==> flow/design.v <==
module cla(
		input  [3:0] A, B,
		input  CIN,
		output COUT,
		output [3:0] SUM,
		output [3:0] BAND,
		output [3:0] BXOR
	);
	wire [3:0] P, G; 
	assign P = A ^ B;
	assign G = A & B;
	wire [3:0] CARRY;
	assign CARRY[0] = G[0] | (P[0] & CIN);																															 
	assign CARRY[1] = G[1] | (P[1] & G[0]) | (P[1] & P[0] & CIN);																							 
	assign CARRY[2] = G[2] | (P[2] & G[1]) | (P[2] & P[1] & G[0]) | (P[2] & P[1] & P[0] & CIN);													 
	assign CARRY[3] = G[3] | (P[3] & G[2]) | (P[3] & P[2] & G[1]) | (P[3] & P[2] & P[1] & G[0]) | (P[3] & P[2] & P[1] & P[0] & CIN);  
	assign COUT  = CARRY[3];
	assign SUM = P ^ {CARRY[2:0], CIN};
	assign BXOR = P;
	assign BAND = G;
endmodule 
module cla_add(
		input  [3:0] A, B,
		input  CIN,
		output COUT,
		output [3:0] SUM
	);
	wire [3:0] P, G; 
	assign P = A ^ B;
	assign G = A & B;
	wire [3:0] CARRY;
	assign CARRY[0] = G[0] | (P[0] & CIN);																															 
	assign CARRY[1] = G[1] | (P[1] & G[0]) | (P[1] & P[0] & CIN);																							 
	assign CARRY[2] = G[2] | (P[2] & G[1]) | (P[2] & P[1] & G[0]) | (P[2] & P[1] & P[0] & CIN);													 
	assign CARRY[3] = G[3] | (P[3] & G[2]) | (P[3] & P[2] & G[1]) | (P[3] & P[2] & P[1] & G[0]) | (P[3] & P[2] & P[1] & P[0] & CIN);  
	assign COUT  = CARRY[3];
	assign SUM = P ^ {CARRY[2:0], CIN};
endmodule 
module cla32(
		input [31:0] A, B,
		input CIN,
		output OF,
		output [31:0] SUM, BAND, BXOR
	);
	wire [7:0] COUT;
	cla cla0(.A(A[3:0]  ), .B(B[3:0]), .CIN(CIN),     .COUT(COUT[0]), 
			   .SUM(SUM[3:0]  ), .BAND(BAND[3:0]  ), .BXOR(BXOR[3:0]  ));
	cla cla1(.A(A[7:4]  ), .B(B[7:4]), .CIN(COUT[0]), .COUT(COUT[1]), 
	         .SUM(SUM[7:4]  ), .BAND(BAND[7:4]  ), .BXOR(BXOR[7:4]  ));		
	cla cla2(.A(A[11:8] ), .B(B[11:8]), .CIN(COUT[1]), .COUT(COUT[2]), 
				.SUM(SUM[11:8] ), .BAND(BAND[11:8] ), .BXOR(BXOR[11:8] ));
	cla cla3(.A(A[15:12]), .B(B[15:12]), .CIN(COUT[2]), .COUT(COUT[3]), 
				.SUM(SUM[15:12]), .BAND(BAND[15:12]), .BXOR(BXOR[15:12]));
	cla cla4(.A(A[19:16]), .B(B[19:16]), .CIN(COUT[3]), .COUT(COUT[4]), 
				.SUM(SUM[19:16]), .BAND(BAND[19:16]), .BXOR(BXOR[19:16]));
	cla cla5(.A(A[23:20]), .B(B[23:20]), .CIN(COUT[4]), .COUT(COUT[5]), 
				.SUM(SUM[23:20]), .BAND(BAND[23:20]), .BXOR(BXOR[23:20]));
	cla cla6(.A(A[27:24]), .B(B[27:24]), .CIN(COUT[5]), .COUT(COUT[6]), 
				.SUM(SUM[27:24]), .BAND(BAND[27:24]), .BXOR(BXOR[27:24]));
	cla cla7(.A(A[31:28]), .B(B[31:28]), .CIN(COUT[6]), .COUT(COUT[7]), 
				.SUM(SUM[31:28]), .BAND(BAND[31:28]), .BXOR(BXOR[31:28]));
	assign OF = COUT[7];
endmodule 
module add(
		input [31:0] A, B,
		input CIN,
		output OF,
		output [31:0] SUM
	);
	wire [7:0] COUT;
	cla_add cla0(.A(A[3:0]  ), .B(B[3:0]), .CIN(CIN),     .COUT(COUT[0]), 
			   .SUM(SUM[3:0]  ));
	cla_add cla1(.A(A[7:4]  ), .B(B[7:4]), .CIN(COUT[0]), .COUT(COUT[1]), 
	         .SUM(SUM[7:4]  ));		
	cla_add cla2(.A(A[11:8] ), .B(B[11:8]), .CIN(COUT[1]), .COUT(COUT[2]), 
				.SUM(SUM[11:8] ));
	cla_add cla3(.A(A[15:12]), .B(B[15:12]), .CIN(COUT[2]), .COUT(COUT[3]), 
				.SUM(SUM[15:12]));
	cla_add cla4(.A(A[19:16]), .B(B[19:16]), .CIN(COUT[3]), .COUT(COUT[4]), 
				.SUM(SUM[19:16]));
	cla_add cla5(.A(A[23:20]), .B(B[23:20]), .CIN(COUT[4]), .COUT(COUT[5]), 
				.SUM(SUM[23:20]));
	cla_add cla6(.A(A[27:24]), .B(B[27:24]), .CIN(COUT[5]), .COUT(COUT[6]), 
				.SUM(SUM[27:24]));
	cla_add cla7(.A(A[31:28]), .B(B[31:28]), .CIN(COUT[6]), .COUT(COUT[7]), 
				.SUM(SUM[31:28]));
	assign OF = COUT[7];
endmodule 
`timescale 1ns / 1ps
module alu(
		input  [31:0] A, B,
		input  [3:0]  CTRL,
		input  [3:0]  BRANCHCONDITION,
		output reg [31:0] OUT,
		output reg BRANCHFLAG
	);
	reg  [31:0] A_ALU, B_ALU;
	wire [31:0] SUM, BAND, BXOR;
	reg   CIN;
	cla32 cla32_0(.A(A_ALU),  .B(B_ALU^{32{CIN}}),  .CIN(CIN),  .OF(),  .SUM(SUM),  .BAND(BAND),  .BXOR(BXOR));
	parameter ADD = 4'b0000,  SUB = 4'b0001,  SLL = 4'b0010, 
				 SRL = 4'b0011,  SRA = 4'b0100,  AND = 4'b0101,
				 OR  = 4'b0110,  XOR = 4'b0111,  SLT = 4'b1000, 
				 SLTU = 4'b1001;
	parameter BEQ = 4'b1000, BNE = 4'b1001, BLT = 4'b1100,
				 BGE = 4'b1101, BLTU= 4'b1110, BGEU= 4'b1111,
				 JMP = 4'b1010; 
	always@(*) begin
		case (CTRL)
			ADD: 
				begin 
					CIN <= 1'b0;  
					A_ALU <= A;     
					B_ALU <= B;     
					OUT <= SUM;     
				end
			SUB: 
				begin 
					CIN <= 1'b1;  
					A_ALU <= A;     
					B_ALU <= B;     
					OUT <= SUM;	    
				end
			AND: 
				begin 
					CIN <= 1'b0;  
					A_ALU <= A;     
					B_ALU <= B;	   
					OUT <= BAND;    
				end	
			OR:  
				begin 
					CIN <= 1'b0;  
					A_ALU <= A;     
					B_ALU <= B;     
					OUT <= A|B;     
				end
			XOR: 
				begin 
					CIN <= 1'b0;  
					A_ALU <= A;     
					B_ALU <= B;     
					OUT <= BXOR;    
				end
			SLL: 
				begin 
					CIN <= 1'b0;  
					A_ALU <= A; 
					B_ALU <= B;	
					OUT <= A << B;  
				end
			SRL: 
				begin 
					CIN <= 1'b0;  
					A_ALU <= A; 
					B_ALU <= B; 
					OUT <= A >> B;  
				end
			SRA: 
				begin 
					CIN <= 1'b0;  
					A_ALU <= A; 
					B_ALU <= B; 
					OUT <= $signed(A) >>> B; 
				end
			SLT: 
				begin 
					CIN <= 1'b1;  
					A_ALU <= A;     
					B_ALU <= B;     
					OUT <= {31'b0, SUM[31]}; 
				end
			SLTU:
				begin 
					CIN <= 1'b0;  
					A_ALU <= A; 
					B_ALU <= B; 
					OUT <= (A < B) ? 32'b1 : 32'b0; 
				end
			default:	
				begin	
					A_ALU <= A; 
					B_ALU <= B; 
					CIN	<= 1'b0; 
					OUT <= SUM;
				end
		endcase
		case(BRANCHCONDITION)
			BEQ:
				BRANCHFLAG <= ~|{SUM};
			BNE:
				BRANCHFLAG <= |{SUM};
			BLT:
				BRANCHFLAG <= OUT[0];
			BGE:
				BRANCHFLAG <= ~OUT[0];
			BLTU:
				BRANCHFLAG <= OUT[0];
			BGEU:
				BRANCHFLAG <= ~OUT[0];
			JMP:
				BRANCHFLAG <= 1'b1;
			default:
				BRANCHFLAG <= 1'b0;
		endcase
	end
endmodule 
module alu_ctrl(
		input [1:0] ALUOp,
		input [2:0] FUNC3,
		input FUNC7, IMMFLAG,
		output reg [3:0] ALUCTRL,
		output reg [3:0] BRANCHCONDITION
	);
	parameter ADD = 4'b0000,  SUB = 4'b0001,  SLL = 4'b0010, 
				 SRL = 4'b0011,  SRA = 4'b0100,  AND = 4'b0101,
				 OR  = 4'b0110,  XOR = 4'b0111,  SLT = 4'b1000, 
				 SLTU = 4'b1001;
	always@(*) begin
		if (ALUOp == 2'b10) begin	 
			case (FUNC3)
				3'b000:
					begin
						if (FUNC7 && ~IMMFLAG)
							ALUCTRL <= SUB;
						else
							ALUCTRL <= ADD;
					end
				3'b001:
					ALUCTRL <= SLL;
				3'b010:
					ALUCTRL <= SLT;
				3'b011:
					ALUCTRL <= SLTU;
				3'b100:
					ALUCTRL <= XOR;
				3'b101:
					begin
						if (~FUNC7) 
							ALUCTRL <= SRL;
						else 
							ALUCTRL <= SRA;
					end
				3'b110:
					ALUCTRL <= OR;
				3'b111:
					ALUCTRL <= AND;
				default:
					ALUCTRL <= ADD;
			endcase		
		end else if (ALUOp == 2'b00) begin
			ALUCTRL <= ADD;
		end else if (ALUOp == 2'b01) begin
			case(FUNC3[2:1])
				2'b00:
					ALUCTRL <= SUB;
				2'b10:
					ALUCTRL <= SLT;
				2'b11:
					ALUCTRL <= SLTU;
				default:
					ALUCTRL <= ADD;
			endcase
		end else begin
			ALUCTRL <= ADD;
		end
		if (ALUOp == 2'b01) begin
			BRANCHCONDITION <= {1'b1,FUNC3};
		end else if (ALUOp == 2'b11) begin
			BRANCHCONDITION <= 4'b1010;
		end else begin
			BRANCHCONDITION <= 4'b0000;
		end
	end	
endmodule 
`timescale 1ns / 1ps
module Control_Unit(
    input [31:0] instruction,   
	 input clk,
	 output reg MEMWRITE, ALUSRC, REGWRITE, IMMTOREG, STALLSIG,
	 output reg [1:0] ALUOP, BRANCH, REGWRITESEL
);
    always @(*) begin
        case (instruction[6:0])
            7'b0110011:  
					begin
						ALUSRC       <= 1'b0;
						IMMTOREG     <= 1'b0;
						STALLSIG		 <= 1'b0;
						REGWRITE     <= 1'b1;
						MEMWRITE     <= 1'b0;
						ALUOP        <= 2'b10;
						BRANCH       <= 2'b01;
						REGWRITESEL  <= 2'b00;
					end
            7'b0010011: 
					begin
						ALUSRC       <= 1'b1;
						IMMTOREG     <= 1'b0;
						STALLSIG		 <= 1'b0;
						REGWRITE     <= 1'b1;
						MEMWRITE     <= 1'b0;
						ALUOP        <= 2'b10;
						BRANCH       <= 2'b01;
						REGWRITESEL  <= 2'b00;
					end
            7'b0000011: 
					begin
						ALUSRC       <= 1'b1;
						IMMTOREG     <= 1'b1;
						STALLSIG		 <= 1'b1;
						REGWRITE     <= 1'b1;
						MEMWRITE     <= 1'b0;
						ALUOP        <= 2'b00;
						BRANCH       <= 2'b01;
						REGWRITESEL  <= 2'b01;
					end
            7'b1100111: 
					begin
						ALUSRC       <= 1'b1;
						IMMTOREG     <= 1'b0;
						STALLSIG		 <= 1'b0;
						REGWRITE     <= 1'b1;
						MEMWRITE     <= 1'b0;
						ALUOP        <= 2'b11;
						BRANCH       <= 2'b10;
						REGWRITESEL  <= 2'b10;
					end
            7'b0100011: 
					begin
						ALUSRC       <= 1'b1;
						IMMTOREG     <= 1'b0;
						STALLSIG		 <= 1'b0;
						REGWRITE     <= 1'b0;
						MEMWRITE     <= 1'b1;
						ALUOP        <= 2'b00;
						BRANCH       <= 2'b01;
						REGWRITESEL  <= 2'b00;
					end
            7'b1100011: 
					begin
						ALUSRC       <= 1'b0;
						IMMTOREG     <= 1'b0;
						STALLSIG		 <= 1'b0;
						REGWRITE     <= 1'b0;
						MEMWRITE     <= 1'b0;
						ALUOP        <= 2'b01;
						BRANCH       <= 2'b11;
						REGWRITESEL  <= 2'b00;
					end
            7'b0110111: 
					begin
						ALUSRC       <= 1'b1;
						IMMTOREG     <= 1'b1;
						STALLSIG		 <= 1'b0;
						REGWRITE     <= 1'b1;
						MEMWRITE     <= 1'b0;
						ALUOP        <= 2'b00;		 
						BRANCH       <= 2'b01;
						REGWRITESEL  <= 2'b00;		 
					end
            7'b0010111: 
					begin
						ALUSRC       <= 1'b1;
						IMMTOREG     <= 1'b0;
						STALLSIG		 <= 1'b0;
						REGWRITE     <= 1'b1;
						MEMWRITE     <= 1'b0;
						ALUOP        <= 2'b00;
						BRANCH       <= 2'b01;
						REGWRITESEL  <= 2'b11;
					end
            7'b1101111: 
					begin
						ALUSRC       <= 1'b1;
						IMMTOREG     <= 1'b0;
						STALLSIG		 <= 1'b0;
						REGWRITE     <= 1'b1;
						MEMWRITE     <= 1'b0;
						ALUOP        <= 2'b11;
						BRANCH       <= 2'b11;
						REGWRITESEL  <= 2'b10;
					end
            default: 
					begin
						ALUSRC       <= 1'b1;
						IMMTOREG     <= 1'b0;
						STALLSIG		 <= 1'b0;
						REGWRITE     <= 1'b0;
						MEMWRITE     <= 1'b0;
						ALUOP        <= 2'b00;
						BRANCH       <= 2'b01;
						REGWRITESEL  <= 2'b00;
					end
        endcase
    end
endmodule 
`timescale 1ns / 1ps
module datafwd(
		input [4:0] rs1, rs2, exerd, memrd, 
		input ctrl_alusrc, clk, E_REGWRITE, M_REGWRITE, E_MEMWRITE, M_MEMWRITE,
		output reg [1:0] rs1sel, rs2sel, ddatasel
	);
	always@(posedge clk) begin
		if ((rs1 == exerd) & (E_REGWRITE | E_MEMWRITE) & (rs1 != 5'b0))
			rs1sel <= 2'b01;
		else if ((rs1 == memrd) & (M_REGWRITE | M_MEMWRITE) & (rs1 != 5'b0))
			rs1sel <= 2'b10;
		else
			rs1sel <= 2'b00;
		if (ctrl_alusrc)
			rs2sel <= 2'b11;
		else if ((rs2 == exerd) & (E_REGWRITE | E_MEMWRITE) & (rs2 != 5'b0))
			rs2sel <= 2'b01;
		else if ((rs2 == memrd) & (M_REGWRITE | M_MEMWRITE) & (rs2 != 5'b0))
			rs2sel <= 2'b10;
		else
			rs2sel <= 2'b00;
		if ((rs2 == exerd) & (E_REGWRITE | E_MEMWRITE) & (rs2 != 5'b0))
			ddatasel <= 2'b01;
		else if ((rs2 == memrd) & (M_REGWRITE | M_MEMWRITE) & (rs2 != 5'b0))
			ddatasel <= 2'b10;
		else
			ddatasel <= 2'b00;
	end
endmodule 
`timescale 1ns / 1ps
module immediate_gen(
		input  [31:0] INSTRUCTION,
		output reg [31:0] IMMEDIATE_OUT
	);
	always@(*) begin
		case(INSTRUCTION[6:0])				
			7'b0110111:							 
				begin
					IMMEDIATE_OUT[31:12] <= INSTRUCTION[31:12];
					IMMEDIATE_OUT[11:0]  <= 12'b0;
				end
			7'b0010111:							 
				begin
					IMMEDIATE_OUT[31:11] <= {INSTRUCTION[31], INSTRUCTION[31:12]};
					IMMEDIATE_OUT[10:0]  <= 11'b0;
				end
			7'b1101111:							 
				begin
					IMMEDIATE_OUT[31:19] <= {13{INSTRUCTION[31]}};
					IMMEDIATE_OUT[18:11] <= INSTRUCTION[19:12];
					IMMEDIATE_OUT[10]    <= INSTRUCTION[20];
					IMMEDIATE_OUT[9:0]  <= INSTRUCTION[30:21];
				end
			7'b1100111:							 
				begin
					IMMEDIATE_OUT[31:12] <= {20{INSTRUCTION[31]}};
					IMMEDIATE_OUT[11:0]  <= INSTRUCTION[31:20];
				end
			7'b0010011:							 
				begin
					if ((INSTRUCTION[14:12] == 3'b001)|(INSTRUCTION[14:12] == 3'b101)) begin
						IMMEDIATE_OUT[31:5]  <= 27'b0;
						IMMEDIATE_OUT[4:0]   <= INSTRUCTION[24:20];
					end else begin
						IMMEDIATE_OUT[31:12] <= {20{INSTRUCTION[31]}};
						IMMEDIATE_OUT[11:0]  <= INSTRUCTION[31:20];
					end						
				end
			7'b0100011:		 
				begin
					IMMEDIATE_OUT[31:12] <= {20{INSTRUCTION[31]}};
					IMMEDIATE_OUT[11:5]  <= INSTRUCTION[31:25];
					IMMEDIATE_OUT[4:0]   <= INSTRUCTION[11:7];
				end
			7'b0000011:		 
				begin
					IMMEDIATE_OUT[31:12] <= {20{INSTRUCTION[31]}};
					IMMEDIATE_OUT[11:0]  <= INSTRUCTION[31:20];
				end
			7'b1100011:		 
				begin
					IMMEDIATE_OUT[31:12] <= {20{INSTRUCTION[31]}};
					IMMEDIATE_OUT[11]    <= INSTRUCTION[31];
					IMMEDIATE_OUT[10]    <= INSTRUCTION[7];
					IMMEDIATE_OUT[9:4]  <= INSTRUCTION[30:25];
					IMMEDIATE_OUT[3:0]   <= INSTRUCTION[11:8];
				end
			default:
				IMMEDIATE_OUT[31:0] <= 32'b0;
		endcase
	end
endmodule 
`timescale 1ns / 1ps
module Register_File(
    input [4:0] Read_reg01,  
    input [4:0] Read_reg02,  
    input [4:0] Write_reg,    
    input [31:0] Write_data,  
    output reg [31:0] Read_data01,
    output reg [31:0] Read_data02,
    input write_signal ,
    input clk
   );
    reg [31:0] registers [31:0]; 
    always @(*) begin
        Read_data01    = registers[Read_reg01];
        Read_data02    = registers[Read_reg02];
    end
    always @(negedge clk) begin
		registers[0] <= 32'b0;
        if (write_signal) begin
				if (Write_reg != 5'b0) 
					registers[Write_reg] <= Write_data;
        end
    end  
endmodule
`timescale 1ns / 1ps
module processor_main(
		input  clk, reset_n,                       
		input  [31:0] dmem_datain, 
		input  [31:0] imem_data,                   
		output [31:0] dmem_addr, dmem_dataout, PC,
		output dmem_rw, io_rw
   );
	reg [31:0] PFD_PC, PDE_PC, PEM_PC, PMW_PC, PFD_INST, PDE_IMM, PDE_RS1, PDE_RS2, PEM_RS2, PEM_PCADDIMM, PMW_PCADDIMM, PEM_ALUOUT, 
				  PEM_CALOUT, PMW_CALOUT, PMW_DOUT;				  
	reg [2:0] PDE_F3;
	reg PDE_F7, PDE_CTRL_MEMWRITE, PEM_CTRL_MEMWRITE, PDE_CTRL_REGWRITE, PEM_CTRL_REGWRITE, PMW_CTRL_REGWRITE, PDE_CTRL_ALUSRC, 
		 PDE_CRTL_IMMTOREG, PEM_BRANCHFLAG, PFD_TAKENFLAG, PDE_TAKENFLAG, PEM_TAKENFLAG;
	reg [1:0] PDE_CTRL_ALUOP, PDE_CTRL_BRANCH, PDE_CTRL_REGWRITESEL, PEM_CTRL_BRANCH, PEM_CTRL_REGWRITESEL, PMW_CTRL_REGWRITESEL;
	reg [4:0] PDE_RDA, PEM_RDA, PMW_RDA;
	wire STALL, PFD_FLUSH, PDE_FLUSH, TAKENFLAG;
	assign PC = PFD_PC;
	wire ALU_BRANCHFLAG, ALU_BRANCHFLAG_int;	
	assign ALU_BRANCHFLAG = (PEM_PC == 32'b0) ? 1'b0 : ALU_BRANCHFLAG_int;
   wire [31:0] next_instruction, PCADD4;     
   wire [31:0] inst;                 
	wire [31:0] data_rs1;
	wire [31:0] data_rs2, ALU_OUT, PCADDIMM;
	wire [31:0] REALBRANCH;
	assign REALBRANCH = ({(PDE_CTRL_BRANCH[1] & ALU_BRANCHFLAG), PDE_CTRL_BRANCH[0]} == 2'b00) ? PDE_PC :
							  ({(PDE_CTRL_BRANCH[1] & ALU_BRANCHFLAG), PDE_CTRL_BRANCH[0]} == 2'b01) ? PDE_PC :
							  ({(PDE_CTRL_BRANCH[1] & ALU_BRANCHFLAG), PDE_CTRL_BRANCH[0]} == 2'b10) ? ALU_OUT : PCADDIMM;
	add pcadd4(.A(PFD_PC), .B(32'd4), .CIN(1'b0), .OF(), .SUM(PCADD4));
	wire [31:0] NEXTPREDICTED;
	assign NEXTPREDICTED = PCADD4;	 
	assign TAKENFLAG = 1'b0;  
	assign next_instruction = (ALU_BRANCHFLAG ^ PDE_TAKENFLAG) ? REALBRANCH : NEXTPREDICTED;
	assign PFD_FLUSH = ALU_BRANCHFLAG ^ PDE_TAKENFLAG;
	assign PDE_FLUSH = ALU_BRANCHFLAG ^ PDE_TAKENFLAG;
   assign inst = imem_data;
	wire CTRL_MEMWRITE, CTRL_ALUSRC, CTRL_REGWRITE, CRTL_IMMTOREG;
	wire [1:0] CTRL_ALUOP, CTRL_BRANCH, CTRL_REGWRITESEL;
	Control_Unit cu(
		.instruction(PFD_INST),
		.clk(clk),
		.MEMWRITE(CTRL_MEMWRITE), 
		.ALUSRC(CTRL_ALUSRC), 
		.REGWRITE(CTRL_REGWRITE), 
		.IMMTOREG(CRTL_IMMTOREG),
		.STALLSIG(),
		.ALUOP(CTRL_ALUOP), 
		.BRANCH(CTRL_BRANCH), 
		.REGWRITESEL(CTRL_REGWRITESEL)
	);
	wire [31:0] REGWRITE_DATA;
	Register_File register(
		.Read_reg01(PFD_INST[19:15]),
		.Read_reg02(PFD_INST[24:20]),
		.Write_reg(PMW_RDA),
		.Write_data(REGWRITE_DATA),
		.Read_data01(data_rs1),
		.Read_data02(data_rs2),
		.write_signal(PMW_CTRL_REGWRITE),
		.clk(clk)
	);
	wire [31:0] IMM_EXT;  
	immediate_gen immgen(
		.INSTRUCTION(PFD_INST),
		.IMMEDIATE_OUT(IMM_EXT)		
	); 
	wire [3:0] ALU_OPCMD;
	wire [3:0] ALU_BRANCHCMD;
	wire [1:0] rs1sel, rs2sel, ddatasel;
	alu_ctrl aluctrl(
		.ALUOp(PDE_CTRL_ALUOP),
		.FUNC3(PDE_F3),
		.FUNC7(PDE_F7),
		.IMMFLAG(&{rs2sel}),  
		.ALUCTRL(ALU_OPCMD),
		.BRANCHCONDITION(ALU_BRANCHCMD)
	);
	datafwd fwd(
		.rs1(PFD_INST[19:15]), 
		.rs2(PFD_INST[24:20]), 
		.exerd(PDE_RDA), 
		.memrd(PEM_RDA), 
		.ctrl_alusrc(CTRL_ALUSRC),  
		.clk(clk),
		.E_REGWRITE(PDE_CTRL_REGWRITE), 
		.M_REGWRITE(PEM_CTRL_REGWRITE),
		.E_MEMWRITE(PDE_CTRL_MEMWRITE),
		.M_MEMWRITE(PEM_CTRL_MEMWRITE),
		.rs1sel(rs1sel), 
		.rs2sel(rs2sel),
		.ddatasel(ddatasel)
	);	
	wire [31:0] B_RS2_IMM;
	reg [31:0] ALU_A, ALU_B, E_RS2;
	always@(*) begin
		case (rs1sel)
			2'b00:
				ALU_A <= PDE_RS1;
			2'b01:
				ALU_A <= PEM_CALOUT;
			2'b10:
				ALU_A <= REGWRITE_DATA;
			2'b11:
				ALU_A <= PDE_RS1;
			default:
				ALU_A <= PDE_RS1;
		endcase
		case (rs2sel)
			2'b00:
				ALU_B <= PDE_RS2;
			2'b01:
				ALU_B <= PEM_CALOUT;
			2'b10:
				ALU_B <= REGWRITE_DATA;
			2'b11:
				ALU_B <= PDE_IMM;
			default:
				ALU_B <= PDE_RS2;
		endcase
		case (ddatasel)
			2'b00:
				E_RS2 <= PDE_RS2;
			2'b01:
				E_RS2 <= PEM_CALOUT;
			2'b10:
				E_RS2 <= REGWRITE_DATA;
			2'b11:
				E_RS2 <= PDE_RS2;
			default:
				E_RS2 <= PDE_RS2;
		endcase
	end
	alu alu(
		.A(ALU_A), 
		.B(ALU_B),
		.CTRL(ALU_OPCMD),
		.BRANCHCONDITION(ALU_BRANCHCMD),
		.OUT(ALU_OUT),
		.BRANCHFLAG(ALU_BRANCHFLAG_int)
	);
	wire [31:0] PCADDIMM_int;	
	add pcaddimm0(.A(PDE_PC), .B(PDE_IMM << 1), .CIN(1'b0), .OF(), .SUM(PCADDIMM_int));
	add pcaddimm1(.A(PCADDIMM_int), .B(~(32'd4)), .CIN(1'b1), .OF(), .SUM(PCADDIMM));
	wire [31:0] CAL_OUT;
	assign CAL_OUT = (PDE_CRTL_IMMTOREG == 1'b0) ? ALU_OUT : PDE_IMM;
	wire [31:0] DMEM_OUT;
	wire IOSEL;
	assign dmem_addr    = PEM_ALUOUT;
	assign dmem_dataout = PEM_RS2;
	assign DMEM_OUT     = dmem_datain;
	assign IOSEL = &{PEM_ALUOUT[31:2]};
	assign dmem_rw      = PEM_CTRL_MEMWRITE & ~IOSEL;
	assign io_rw        = PEM_CTRL_MEMWRITE & IOSEL;
	assign STALL = 1'b0;    
	assign REGWRITE_DATA = (PMW_CTRL_REGWRITESEL == 2'b00) ? PMW_CALOUT :
								  (PMW_CTRL_REGWRITESEL == 2'b01) ? PMW_DOUT : 
								  (PMW_CTRL_REGWRITESEL == 2'b10) ? PMW_PC : PMW_PCADDIMM;
	reg NEGEDGESTALL;
	always@(posedge clk or negedge reset_n) begin	
		if (~reset_n) begin
			PFD_PC   <= 32'b0;
			PFD_INST <= 32'b0;
			PFD_TAKENFLAG <= 1'b0;	
		end else	if (~STALL) begin
			if (PFD_FLUSH) begin
				PFD_PC   <= next_instruction;
				PFD_INST <= 32'b0;
				PFD_TAKENFLAG <= 1'b0;	
			end else begin
				PFD_PC   <= next_instruction;
				PFD_INST <= inst;
				PFD_TAKENFLAG <= TAKENFLAG;
			end
		end
	end
	always@(posedge clk or negedge reset_n) begin
		if (~reset_n) begin
			PDE_PC   <= 32'b0;
			PDE_F7   <= 1'b0;
			PDE_F3   <= 3'b0;
			PDE_IMM  <= 32'b0;
			PDE_RDA  <= 5'b0;
			PDE_RS1  <= 32'b0;
			PDE_RS2  <= 32'b0;
			PDE_TAKENFLAG		<= 1'b0;
			PDE_CTRL_REGWRITE <= 1'b0; 
			PDE_CTRL_MEMWRITE <= 1'b0; 
			PDE_CRTL_IMMTOREG <= 1'b0;			 
			PDE_CTRL_ALUOP    <= 1'b0;
			PDE_CTRL_BRANCH   <= 2'b01;
			PDE_CTRL_REGWRITESEL <= 2'b0;
		end else if (~STALL) begin
			if (PDE_FLUSH) begin
				PDE_PC   <= 32'b0;
				PDE_F7   <= 1'b0;
				PDE_F3   <= 3'b0;
				PDE_IMM  <= 32'b0;
				PDE_RDA  <= 5'b0;
				PDE_RS1  <= 32'b0;
				PDE_RS2  <= 32'b0;				
				PDE_TAKENFLAG		<= 1'b0;
				PDE_CTRL_REGWRITE <= 1'b0; 
				PDE_CTRL_MEMWRITE <= 1'b0; 
				PDE_CRTL_IMMTOREG <= 1'b0;			 
				PDE_CTRL_ALUOP    <= 1'b0;
				PDE_CTRL_BRANCH   <= 2'b01;
				PDE_CTRL_REGWRITESEL <= 2'b0;
			end else begin
				PDE_PC  <= PFD_PC;
				PDE_F7  <= PFD_INST[30];
				PDE_F3  <= PFD_INST[14:12];
				PDE_IMM <= IMM_EXT;
				PDE_RDA <= PFD_INST[11:7];
				PDE_RS1 <= data_rs1;
				PDE_RS2 <= data_rs2;
				PDE_TAKENFLAG <= PFD_TAKENFLAG;
				PDE_CTRL_REGWRITE <= CTRL_REGWRITE; 
				PDE_CTRL_MEMWRITE <= CTRL_MEMWRITE; 
				PDE_CRTL_IMMTOREG <= CRTL_IMMTOREG;			 
				PDE_CTRL_ALUOP    <= CTRL_ALUOP;				 
				PDE_CTRL_BRANCH   <= CTRL_BRANCH;	
				PDE_CTRL_REGWRITESEL <= CTRL_REGWRITESEL;
			end
		end
	end
	always@(posedge clk or negedge reset_n) begin
		if (~reset_n) begin
			PEM_PC      <= 32'b0;
			PEM_PCADDIMM <= 32'b0;
			PEM_RDA		<= 5'b0;
			PEM_ALUOUT  <= 32'b0;
			PEM_BRANCHFLAG <= 1'b0;
			PEM_RS2		<= 32'b0;
			PEM_CALOUT	<= 32'b0;
			PEM_TAKENFLAG <= 1'b0;
			PEM_CTRL_REGWRITE <= 1'b0;
			PEM_CTRL_MEMWRITE <= 1'b0;
			PEM_CTRL_BRANCH	<= 2'b01;
			PEM_CTRL_REGWRITESEL <= 2'b0;
		end else if (~STALL) begin
			PEM_PC      <= PDE_PC;
			PEM_PCADDIMM <= PCADDIMM;
			PEM_RDA		<= PDE_RDA;
			PEM_ALUOUT  <= ALU_OUT;
			PEM_BRANCHFLAG <= ALU_BRANCHFLAG;
			PEM_RS2		<= E_RS2;
			PEM_CALOUT	<= CAL_OUT;
			PEM_TAKENFLAG <= PDE_TAKENFLAG;
			PEM_CTRL_REGWRITE <= PDE_CTRL_REGWRITE;
			PEM_CTRL_MEMWRITE <= PDE_CTRL_MEMWRITE;
			PEM_CTRL_BRANCH	<= PDE_CTRL_BRANCH;
			PEM_CTRL_REGWRITESEL <= PDE_CTRL_REGWRITESEL;
		end
	end
	always@(posedge clk or negedge reset_n) begin
		if (~reset_n) begin
			PMW_PC       <= 32'b0;
			PMW_PCADDIMM <= 32'b0;
			PMW_RDA      <= 5'b0;
			PMW_CALOUT   <= 32'b0;
			PMW_DOUT     <= 32'b0;
			PMW_CTRL_REGWRITE <= 1'b0;
			PMW_CTRL_REGWRITESEL <= 2'b0;
		end else if (~STALL) begin
			PMW_PC       <= PEM_PC;
			PMW_PCADDIMM <= PEM_PCADDIMM;
			PMW_RDA      <= PEM_RDA;
			PMW_CALOUT   <= PEM_CALOUT;
			PMW_DOUT     <= DMEM_OUT;
			PMW_CTRL_REGWRITE <= PEM_CTRL_REGWRITE;
			PMW_CTRL_REGWRITESEL <= PEM_CTRL_REGWRITESEL;
		end		
	end								  
endmodule 
Lab notebook: processor_main

# From RTL to reports: processor_main

Module processor_main before and after one edit of its RTL, step after step.
"before" refers to lines of the RTL above, "after" to lines of the edited file.
"change" is "after" less "before", of the values as shown; "relative change" is that difference over "before", in percent.
A cell with - has no value.

Top module: processor_main
Clock: clk
Cell library: sky130hd
Timing corner: tt_025C_1v80

# The edit

The edit as a unified diff against the file above.
The edit is scripted: it alters the design's behaviour and was not made to optimise anything.

```diff
@@ -528,5 +528,7 @@
 	reg [4:0] PDE_RDA, PEM_RDA, PMW_RDA;
 	wire STALL, PFD_FLUSH, PDE_FLUSH, TAKENFLAG;
-	assign PC = PFD_PC;
+	reg [31:0] PC_s1;
+	always @(posedge clk) PC_s1 <= PFD_PC;
+	assign PC = PC_s1;
 	wire ALU_BRANCHFLAG, ALU_BRANCHFLAG_int;	
 	assign ALU_BRANCHFLAG = (PEM_PC == 32'b0) ? 1'b0 : ALU_BRANCHFLAG_int;
```

# Elaborated design

Source: Yosys, flattened and elaborated, memories not mapped. Widths are those after wreduce; folded enables and synchronous resets count as part of the registers. Registers that Yosys merges into a memory's read port (data or address) are not register bits. Print and check cells do not count. Equal cells are merged and count once.
Yosys's memory passes give these memory sizes; they may raise the number of words (mostly to a power of two), join words into wider ones and drop unused or constant bits.

Bit counts:

| what                            | before | after | change | relative change (%) |
| input bits                      | 66     | 66    | 0      | 0.00 |
| memory bits (writable)          | 1024   | 1024  | 0      | 0.00 |
| memory cells                    | 1      | 1     | 0      | 0.00 |
| word-level cells                | 926    | 927   | +1     | +0.11 |
| output and inout bits           | 98     | 98    | 0      | 0.00 |
| register bits after elaboration | 521    | 553   | +32    | +6.14 |

Operators by class:

| what                             | before | after | change | relative change (%) |
| multiplexer cells                | 66     | 66    | 0      | 0.00 |
| order comparisons                | 1      | 1     | 0      | 0.00 |
| reductions and logical operators | 33     | 33    | 0      | 0.00 |
| equality and inequality tests    | 56     | 56    | 0      | 0.00 |
| shifts and indexed selects       | 3      | 3     | 0      | 0.00 |
| bitwise logic cells              | 732    | 732   | 0      | 0.00 |

Memory list:

| what                                         | before                         | after |
| shape (words x width / read and write ports) | register.registers 32x32 r2 w2 | register.registers 32x32 r2 w2 |

Unchanged operator kinds not shown: 64.

# Depth

Depth = most cells in a row (Yosys ltp): at word level without a register or memory, in the mapped netlist without a sequential cell, where the memories' decode and read muxes count.

Depth:

| what                          | before | after | change | relative change (%) |
| word-level depth              | 41     | 41    | 0      | 0.00 |
| ABC_AREA                      | 0      | 0     | -      | - |
| mapped depth                  | 34     | 34    | 0      | 0.00 |
| gate-level depth less buffers | 26     | 26    | 0      | 0.00 |

# After synthesis

The flow's flattened synthesis, as Yosys stat reports it; memories are mapped. The netlist is that of the ABC_AREA named above (0 if unset); the other value can give another one.

Mapped netlist:

| what                  | before  | after   | change | relative change (%) |
| sequential area (µm²) | 43439.2 | 44079.8 | +640.6 | +1.47 |
| mapped cells          | 5120    | 5152    | +32    | +0.62 |
| mapped flip-flops     | 1545    | 1577    | +32    | +2.07 |
| buffers               | 361     | 361     | 0      | 0.00 |
| mapped area (µm²)     | 77889.7 | 78530.3 | +640.6 | +0.82 |

Cells by type:

| cell                     | before | after | change | relative change (%) |
| sky130_fd_sc_hd__dfxtp_1 | 38     | 70    | +32    | +84.21 |

Unchanged cell types not shown: 102.
By module: a second synthesis without flattening, with its own total; a netlist apart from the flattened one above.

Second synthesis, totals:

| what                                    | before  | after   | change | relative change (%) |
| cell total of the unflattened synthesis | 6388    | 6420    | +32    | +0.50 |
| area (unflattened synthesis) (µm²)      | 80811.3 | 81451.9 | +640.6 | +0.79 |

Rows give one instance, submodules left out.

By module, before:

| module         | instances | sequential area (µm²) | area (µm²) | cells |
| Register_File  | 1         | 30429.2               | 48444.0    | 3387 |
| processor_main | 1         | 12888.6               | 18415.2    | 1222 |
| alu            | 1         | 0.0                   | 7698.6     | 1089 |
| cla_add        | 24        | 0.0                   | 132.6      | 13 |
| cla            | 8         | 0.0                   | 187.7      | 23 |
| immediate_gen  | 1         | 0.0                   | 759.5      | 94 |
| datafwd        | 1         | 120.1                 | 440.4      | 48 |
| Control_Unit   | 1         | 0.0                   | 202.7      | 28 |
| alu_ctrl       | 1         | 0.0                   | 166.4      | 24 |
| add            | 3         | 0.0                   | 0.0        | 0 |
| cla32          | 1         | 0.0                   | 0.0        | 0 |

By module, after:

| module         | instances | sequential area (µm²) | area (µm²) | cells |
| Register_File  | 1         | 30429.2               | 48444.0    | 3387 |
| processor_main | 1         | 13529.2               | 19055.8    | 1254 |
| alu            | 1         | 0.0                   | 7698.6     | 1089 |
| cla_add        | 24        | 0.0                   | 132.6      | 13 |
| cla            | 8         | 0.0                   | 187.7      | 23 |
| immediate_gen  | 1         | 0.0                   | 759.5      | 94 |
| datafwd        | 1         | 120.1                 | 440.4      | 48 |
| Control_Unit   | 1         | 0.0                   | 202.7      | 28 |
| alu_ctrl       | 1         | 0.0                   | 166.4      | 24 |
| add            | 3         | 0.0                   | 0.0        | 0 |
| cla32          | 1         | 0.0                   | 0.0        | 0 |

# Measured runs

Runs of the flow (Yosys, OpenROAD) on both versions; the two runs of a pair have the same settings. The constraints put input and output delay at 20% of the set period each and load the outputs with 0.01 pF.

Settings, pair A:
CORE_UTILIZATION: 40
period_ns: 11.0
CAP_MARGIN: 20
CORE_MARGIN: 2
SLEW_MARGIN: 20

Final reports, pair A:

| what                                         | before   | after    | change  | relative change (%) |
| clock period reached (ns)                    | 9.928    | 9.987    | +0.059  | +0.59 |
| final setup TNS (ns)                         | 0.000    | 0.000    | 0.000   | - |
| worst setup slack after layout (ns)          | 1.072    | 1.013    | -0.059  | - |
| Yosys chip area after synthesis (µm²)        | 77889.7  | 78530.3  | +640.6  | +0.82 |
| die outline area (µm²)                       | 198270.0 | 199885.0 | +1615.0 | +0.81 |
| standard-cell area of the final layout (µm²) | 93283.2  | 94026.4  | +743.2  | +0.80 |
| utilization after layout (%)                 | 48.3     | 48.2     | -0.1    | - |
| lowest hold slack (ns)                       | 0.345    | 0.345    | 0.000   | - |
| total power after layout (µW)                | 17129    | 17287    | +158    | +0.92 |

Settings, pair B:
CAP_MARGIN: 35
CORE_UTILIZATION: 32
CTS_CLUSTER_SIZE: 85
GPL_ROUTABILITY_DRIVEN: 1
GPL_TIMING_DRIVEN: 1
MAX_ROUTING_LAYER: met5
PLACE_DENSITY_LB_ADDON: 0.03
SLEW_MARGIN: 40
period_ns: 12.3
CORE_MARGIN: 2

Final reports, pair B:

| what                                         | before   | after    | change  | relative change (%) |
| clock period reached (ns)                    | 10.282   | 9.873    | -0.409  | -3.98 |
| final setup TNS (ns)                         | 0.000    | 0.000    | 0.000   | - |
| worst setup slack after layout (ns)          | 2.018    | 2.427    | +0.409  | - |
| Yosys chip area after synthesis (µm²)        | 77889.7  | 78530.3  | +640.6  | +0.82 |
| die outline area (µm²)                       | 247367.0 | 249385.0 | +2018.0 | +0.82 |
| standard-cell area of the final layout (µm²) | 95286.4  | 95673.0  | +386.6  | +0.41 |
| utilization after layout (%)                 | 39.3     | 39.3     | 0.0     | - |
| lowest hold slack (ns)                       | 0.323    | 0.338    | +0.015  | - |
| total power after layout (µW)                | 15877    | 15830    | -47     | -0.30 |

"clock period reached": clock period set for the run, less the worst setup slack. It is reckoned from that one timing run; input and output delays stay at 20% of the period that was set.
"total power after layout" is the tool's figure for a default switching activity; nothing was simulated.
